==> flow/design.v <==
`timescale 1ns / 1ps
module Cordic_Machine(clock_pulse, reset, x_input, y_input, z_input, x_output, y_output, z_output, flag);
	input clock_pulse;
	input reset;  
	parameter fractional_bit = 22;
	parameter iteration_number = 22;
	input signed [fractional_bit+2:0] x_input;
	input signed [fractional_bit+2:0] y_input;
	input signed [fractional_bit+2:0] z_input;
	output signed [fractional_bit+2:0] x_output;
	output signed [fractional_bit+2:0] y_output;
	output signed [fractional_bit+2:0] z_output;
	output flag;  
	reg signed [fractional_bit+2:0] x_temp_result;
	reg signed [fractional_bit+2:0] y_temp_result;
	reg signed [fractional_bit+2:0] z_temp_result;
	reg [5:0] counter;  
	wire signed [fractional_bit+2:0] LUT_Atan [0:iteration_number];
	assign LUT_Atan[00] = 25'b000_0010000000000000000000;    
	assign LUT_Atan[01] = 25'b000_0001001011100100000000;   
	assign LUT_Atan[02] = 25'b000_0000100111111011001110;  
	assign LUT_Atan[03] = 25'b000_0000010100010001000100;
	assign LUT_Atan[04] = 25'b000_0000001010001011000011;
	assign LUT_Atan[05] = 25'b000_0000000101000101110101;
	assign LUT_Atan[06] = 25'b000_0000000010100010111101;
	assign LUT_Atan[07] = 25'b000_0000000001010001011111;
	assign LUT_Atan[08] = 25'b000_0000000000101000101111;
	assign LUT_Atan[09] = 25'b000_0000000000010100010111;
	assign LUT_Atan[10] = 25'b000_0000000000001010001011;
	assign LUT_Atan[11] = 25'b000_0000000000000101000101;
	assign LUT_Atan[12] = 25'b000_0000000000000010100010;
	assign LUT_Atan[13] = 25'b000_0000000000000001010001;
	assign LUT_Atan[14] = 25'b000_0000000000000000101000;
	assign LUT_Atan[15] = 25'b000_0000000000000000010100;
	assign LUT_Atan[16] = 25'b000_0000000000000000001010;
	assign LUT_Atan[17] = 25'b000_0000000000000000000101;
	assign LUT_Atan[18] = 25'b000_0000000000000000000010;
	assign LUT_Atan[19] = 25'b000_0000000000000000000001;
	assign LUT_Atan[20] = 25'b000_0000000000000000000000;
	assign LUT_Atan[21] = 25'b000_0000000000000000000000;
	assign LUT_Atan[22] = 25'b000_0000000000000000000000;
	always @(posedge clock_pulse) 
		begin
			if (reset)
				begin
					counter <= 0;
				end
			else if (counter == 0) 
				begin
					x_temp_result <= x_input;
					y_temp_result <= y_input;
					z_temp_result <= z_input;
					counter <= counter +1;
				end
			else 
				begin
					x_temp_result <= z_temp_result[fractional_bit+2] ? x_temp_result + (y_temp_result >>> (counter-1))
																					 : x_temp_result - (y_temp_result >>> (counter-1));
					y_temp_result <= z_temp_result[fractional_bit+2] ? y_temp_result - (x_temp_result >>> (counter-1))
																					 : y_temp_result + (x_temp_result >>> (counter-1));
					z_temp_result <= z_temp_result[fractional_bit+2] ? z_temp_result + LUT_Atan[counter-1]
																					 : z_temp_result - LUT_Atan[counter-1];
					counter <= (counter + 1) % (iteration_number);
				end
		end
	assign flag  = (counter == iteration_number-1) ? 1: 0;
	assign x_output = x_temp_result;
	assign y_output = y_temp_result;
	assign z_output = z_temp_result;
endmodule
# From RTL to reports: Cordic_Machine
# What the tools print for Cordic_Machine, step after step.
# Lines are those of the file above, counted from 1.
# Cell names lack the library's common part.
setup:
  top_module: "Cordic_Machine"
  clk_port: "clock_pulse"
  lib: "sky130hd"
  pvt_corner: "tt_025C_1v80"

# After elaboration
# Counts by Yosys on the flattened word-level netlist (proc, flatten, opt, wreduce; memories kept). Register bits leave out memories and registers merged into their read ports (data or address); mux counts leave out enables and synchronous resets folded into registers. Print and check cells are left out. Cells with the same type and inputs are merged into one.
classes:
  n_addsub: 8
  div: 1
  eq_ne: 23
  shifts: 2
  muxes: 11
  n_reduce_logical: 3
ops:
  columns: ["op", "count"]
  rows:
  - ["case mux 25 bit (select 21 bit)", 1]
  - ["2-to-1 mux 25 bit", 8]
  - ["remainder unit 32 x 5 -> 32 bit (second input constant)", 1]
  - ["adder 25 bit", 3]
  - ["subtractor 25 bit", 3]
  - [">>> shifter 25 x 32 -> 25 bit", 2]
  - ["== test 5 x 4 -> 1 bit (second input constant)", 8]
  - ["== test 5 bit (second input constant)", 7]
  - ["== test 5 x 3 -> 1 bit (second input constant)", 4]
  - ["== test 5 x 2 -> 1 bit (second input constant)", 2]
  - ["adder 6 x 1 -> 7 bit (second input constant)", 1]
  - ["subtractor 6 x 1 -> 7 bit (second input constant)", 1]
  - ["== test 6 x 5 -> 1 bit (second input constant)", 1]
  - ["logical NOT 6 bit", 1]
  - ["2-to-1 mux 6 bit", 1]
  - ["== test 5 x 1 -> 1 bit (second input constant)", 1]
  - ["logical NOT 5 bit", 1]
  - ["OR reduction 3 bit", 1]
  - ["2-to-1 mux 1 bit", 1]
bits:
  reg_bits: 81
  in_bits: 77
  word_cells: 52

# Depth
# Longest topological path by Yosys (ltp), each cell counted once; first at word level (registers and memories cut), then after technology mapping (sequential cells cut; the memories' decode and read muxes count).
depth:
  word_depth: 9
  abc_area: 0
  mapped_depth: 34
  ltp_nobuf: 26

# Netlist
# The flow's flattened synthesis, as Yosys stat reports it; memories are mapped. The netlist is that of the ABC_AREA named above (0 if unset); the other value can give another one.
# The area totals of this step are shown rounded.
types:
  columns: ["cell", "count"]
  rows:
  - ["edfxtp_1", 75]
  - ["ha_1", 84]
  - ["mux4_2", 41]
  - ["a21oi_1", 155]
  - ["nand2_1", 173]
  - ["xnor2_1", 71]
  - ["xor2_1", 68]
  - ["nor2_1", 132]
  - ["o21ai_0", 94]
  - ["mux2i_1", 38]
  - ["a21o_1", 31]
  - ["nand3_1", 40]
  - ["a31oi_1", 31]
  - ["mux2_2", 14]
  - ["inv_1", 41]
  - ["clkbuf_1", 40]
  - ["dfxtp_1", 6]
  - ["buf_2", 22]
# Not listed: further types 94, cells in them 351.
mapped:
  cells: 1507
  synth_area_um2: 12430
  ff_cells: 81
  buf_cells: 90

# Timing after synthesis
# Source: OpenSTA report_checks on the synthesized netlist (no wires, ideal clock, input and output delay 20% of the period each), path of least setup slack; recovery checks are left aside. Register names are those of the netlist, which keeps one name where synthesis merged equal registers.
synth_timing:
  kind: "flip-flop to flip-flop"
  startpoint: "register counter[0]"
  endpoint: "register x_temp_result[24]"
  period_ns: 6.0
  setup_time_ns: 0.263
  arrival_ns: 6.670
  setup_slack_ns: -0.933
  path_delay_ns: 6.933
  path_stages: 33
  synth_period_reached_ns: 6.933
# "path_delay_ns" is the arrival time less input delay plus setup time.
# "path_stages": output pins that drive a net of the path, with the launching flip-flop's if there is one; two outputs of one cell count as two.
# "synth_period_reached_ns" = period - worst setup slack (recovery checks aside). The figure is calculated, with input and output delays left at 20% of the set period.
# Between the ends stands the longest chain of elaborated cells between them, by number of cells; it is not shown to be the way that was timed. Of several equally long chains one is given.
# A line is the first line of the expression or statement that the cell stems from. Yosys adds cells for indexed reads and writes and turns some case tables into memories.
# At most two assigning lines are given for a register; there are more.
synth_between:
  cell_sequence: "dfxtp_1 buf_6 buf_8 buf_6 buf_8 inv_1 ha_1 buf_4 buf_4 buf_2 buf_4 mux4_2 nand2_1 nand3_1 a311o_1 nand3_1 ha_1 nand2b_1 nor4b_4 a21oi_1 xnor2_1 ha_1 a21o_1 a21o_1 a21o_1 a221oi_1 a21oi_1 nor2b_1 a2111oi_0 o21bai_1 a21oi_1 xnor2_1 o21ai_1"
  elab_chain_len: 5
synth_rtl:
  columns: ["element", "line", "source"]
  rows:
  - ["from (decl)", 17, "reg [5:0] counter;"]
  - ["from (assign)", 53, "counter <= counter +1;"]
  - ["from (assign)", 63, "counter <= (counter + 1) % (iteration_number);"]
  - ["subtractor 6 x 1 -> 7 bit", 58, ": x_temp_result - (y_temp_result >>> (counter-1));"]
  - [">>> shifter 25 x 32 -> 25 bit", 58, null]
  - ["subtractor 25 bit", 58, null]
  - ["2-to-1 mux 25 bit", 57, "x_temp_result <= z_temp_result[fractional_bit+2] ? x_temp_result + (y_temp_result >>> (counter-1))"]
  - ["2-to-1 mux 25 bit", 48, "else if (counter == 0)"]
  - ["to (assign)", 50, "x_temp_result <= x_input;"]
  - ["to (assign)", 57, null]
  - ["to (decl)", 14, "reg signed [fractional_bit+2:0] x_temp_result;"]

# Path in the finished layout
# Path of least setup slack in the final report of flow run 2 (OpenROAD, finished layout, wires in). Where an end is a register, its clock arrival counts in the times.
layout_timing:
  kind: "flip-flop to flip-flop"
  startpoint: "register counter[0]"
  endpoint: "register y_temp_result[24]"
  period_ns: 6.0
  setup_time_ns: 0.14
  arrival_ns: 6.05
  setup_slack_ns: 0.19
  path_stages: 30
# Between the ends stands the longest chain of elaborated cells between them, by number of cells; it is not shown to be the way that was timed. Of several equally long chains one is given.
# At most two assigning lines are given for a register; there are more.
layout_between:
  cell_sequence: "dfxtp_4 clkinvlp_4 ha_4 or3b_4 buf_12 clkbuf_16 o21ai_4 buf_4 o221ai_1 buf_4 a221oi_2 inv_1 ha_1 nor2b_2 and4bb_2 a21oi_2 xor2_1 ha_1 a21o_1 a21oi_2 nand2_1 a211oi_2 buf_4 o31a_1 a21oi_2 nand4_1 nand2_1 a21oi_2 xnor3_1 a21oi_2"
  elab_chain_len: 5
layout_rtl:
  columns: ["element", "line", "source"]
  rows:
  - ["from (decl)", 17, "reg [5:0] counter;"]
  - ["from (assign)", 53, "counter <= counter +1;"]
  - ["from (assign)", 63, "counter <= (counter + 1) % (iteration_number);"]
  - ["subtractor 6 x 1 -> 7 bit", 60, ": y_temp_result + (x_temp_result >>> (counter-1));"]
  - [">>> shifter 25 x 32 -> 25 bit", 60, null]
  - ["adder 25 bit", 60, null]
  - ["2-to-1 mux 25 bit", 59, "y_temp_result <= z_temp_result[fractional_bit+2] ? y_temp_result - (x_temp_result >>> (counter-1))"]
  - ["2-to-1 mux 25 bit", 48, "else if (counter == 0)"]
  - ["to (assign)", 51, "y_temp_result <= y_input;"]
  - ["to (assign)", 59, null]
  - ["to (decl)", 15, "reg signed [fractional_bit+2:0] y_temp_result;"]

# Measured results for Cordic_Machine: 6 stored runs of the Yosys and OpenROAD flow on sky130hd. The settings differ; the order carries no meaning. The constraints put input and output delay at 20% of the set period each and load the outputs with 0.01 pF.
# "achieved_clock_period_ns" = clock period - worst setup slack. The figure is calculated, with input and output delays left at 20% of the set period.
# "worstPathTime_ns": the worst setup path's part of the clock period (all of it between registers, 20% less for each end at a port) less its slack. A launch clock that arrives late makes it longer, a capture clock that arrives late makes it shorter.
# "total_power_w" is the tool's figure for a default switching activity; nothing was simulated.
# The measured numbers are rounded.
runs:
  - name: "flow run 1"
    settings:
      ABC_AREA: 0
      CELL_PAD_IN_SITES_DETAIL_PLACEMENT: 0
      CELL_PAD_IN_SITES_GLOBAL_PLACEMENT: 3
      CORE_ASPECT_RATIO: 1.15
      CORE_UTILIZATION: 49
      CTS_CLUSTER_DIAMETER: 317
      CTS_CLUSTER_SIZE: 65
      GPL_TIMING_DRIVEN: 0
      MAX_ROUTING_LAYER: "met5"
      PLACE_DENSITY_LB_ADDON: 0.25
      SETUP_SLACK_MARGIN: 1.23
      period_ns: 6.48
      CAP_MARGIN: 20
      CORE_MARGIN: 2
      SLEW_MARGIN: 20
    outcome: "did not finish, placement stopped with FLW-0024"
  - name: "flow run 2"
    settings:
      CORE_UTILIZATION: 40
      period_ns: 6.0
      CAP_MARGIN: 20
      CORE_MARGIN: 2
      SLEW_MARGIN: 20
    results:
      ws_hold_ns: 0.725
      post_route_util_frac: 0.546
      design.die.area_um2: 32510
      tns_setup_ns: 0.000
      cell_area_final_um2: 16700
      achieved_clock_period_ns: 5.805
      total_power_w: 0.01223
      worstPathTime_ns: 5.81
      path_kind: "flip-flop to flip-flop"
      worstSetupSlack_ns: 0.195
      synthArea_um2: 12430
  - name: "flow run 3"
    settings:
      CELL_PAD_IN_SITES_DETAIL_PLACEMENT: 1
      CELL_PAD_IN_SITES_GLOBAL_PLACEMENT: 1
      CORE_ASPECT_RATIO: 1.5
      CORE_UTILIZATION: 58
      GPL_ROUTABILITY_DRIVEN: 1
      GPL_TIMING_DRIVEN: 0
      MIN_ROUTING_LAYER: "met2"
      SETUP_SLACK_MARGIN: 0.77
      SLEW_MARGIN: 30
      TNS_END_PERCENT: 65
      period_ns: 6.0
      CAP_MARGIN: 20
      CORE_MARGIN: 2
    outcome: "did not finish, clock tree synthesis stopped with DPL-0033"
  - name: "flow run 4"
    settings:
      CELL_PAD_IN_SITES_DETAIL_PLACEMENT: 2
      CELL_PAD_IN_SITES_GLOBAL_PLACEMENT: 2
      CORE_ASPECT_RATIO: 1.5
      GPL_TIMING_DRIVEN: 0
      PLACE_DENSITY_LB_ADDON: 0.19
      SETUP_SLACK_MARGIN: 0.77
      TNS_END_PERCENT: 80
      period_ns: 6.0
      CAP_MARGIN: 20
      CORE_MARGIN: 2
      CORE_UTILIZATION: 40
      SLEW_MARGIN: 20
    outcome: "did not finish, clock tree synthesis stopped with DPL-0033"
  - name: "flow run 5"
    settings:
      ABC_AREA: 0
      CAP_MARGIN: 10
      CELL_PAD_IN_SITES_DETAIL_PLACEMENT: 1
      CORE_UTILIZATION: 48
      CTS_CLUSTER_DIAMETER: 69
      CTS_CLUSTER_SIZE: 36
      GPL_ROUTABILITY_DRIVEN: 1
      MAX_ROUTING_LAYER: "met5"
      MIN_ROUTING_LAYER: "met1"
      PLACE_DENSITY_LB_ADDON: 0.06
      SETUP_SLACK_MARGIN: -0.64
      TNS_END_PERCENT: 70
      period_ns: 8.67
      CORE_MARGIN: 2
      SLEW_MARGIN: 20
    results:
      ws_hold_ns: 0.689
      post_route_util_frac: 0.571
      design.die.area_um2: 27200
      tns_setup_ns: 0.000
      cell_area_final_um2: 14470
      achieved_clock_period_ns: 7.812
      total_power_w: 0.007364
      worstPathTime_ns: 7.81
      path_kind: "flip-flop to flip-flop"
      worstSetupSlack_ns: 0.858
      synthArea_um2: 12430
  - name: "flow run 6"
    settings:
      CELL_PAD_IN_SITES_GLOBAL_PLACEMENT: 2
      SETUP_SLACK_MARGIN: 0.83
      period_ns: 6.0
      CAP_MARGIN: 20
      CORE_MARGIN: 2
      CORE_UTILIZATION: 40
      SLEW_MARGIN: 20
    results:
      ws_hold_ns: 0.699
      post_route_util_frac: 0.561
      design.die.area_um2: 32510
      tns_setup_ns: 0.000
      cell_area_final_um2: 17170
      achieved_clock_period_ns: 5.694
      total_power_w: 0.01276
      worstPathTime_ns: 5.69
      path_kind: "flip-flop to flip-flop"
      worstSetupSlack_ns: 0.306
      synthArea_um2: 12430
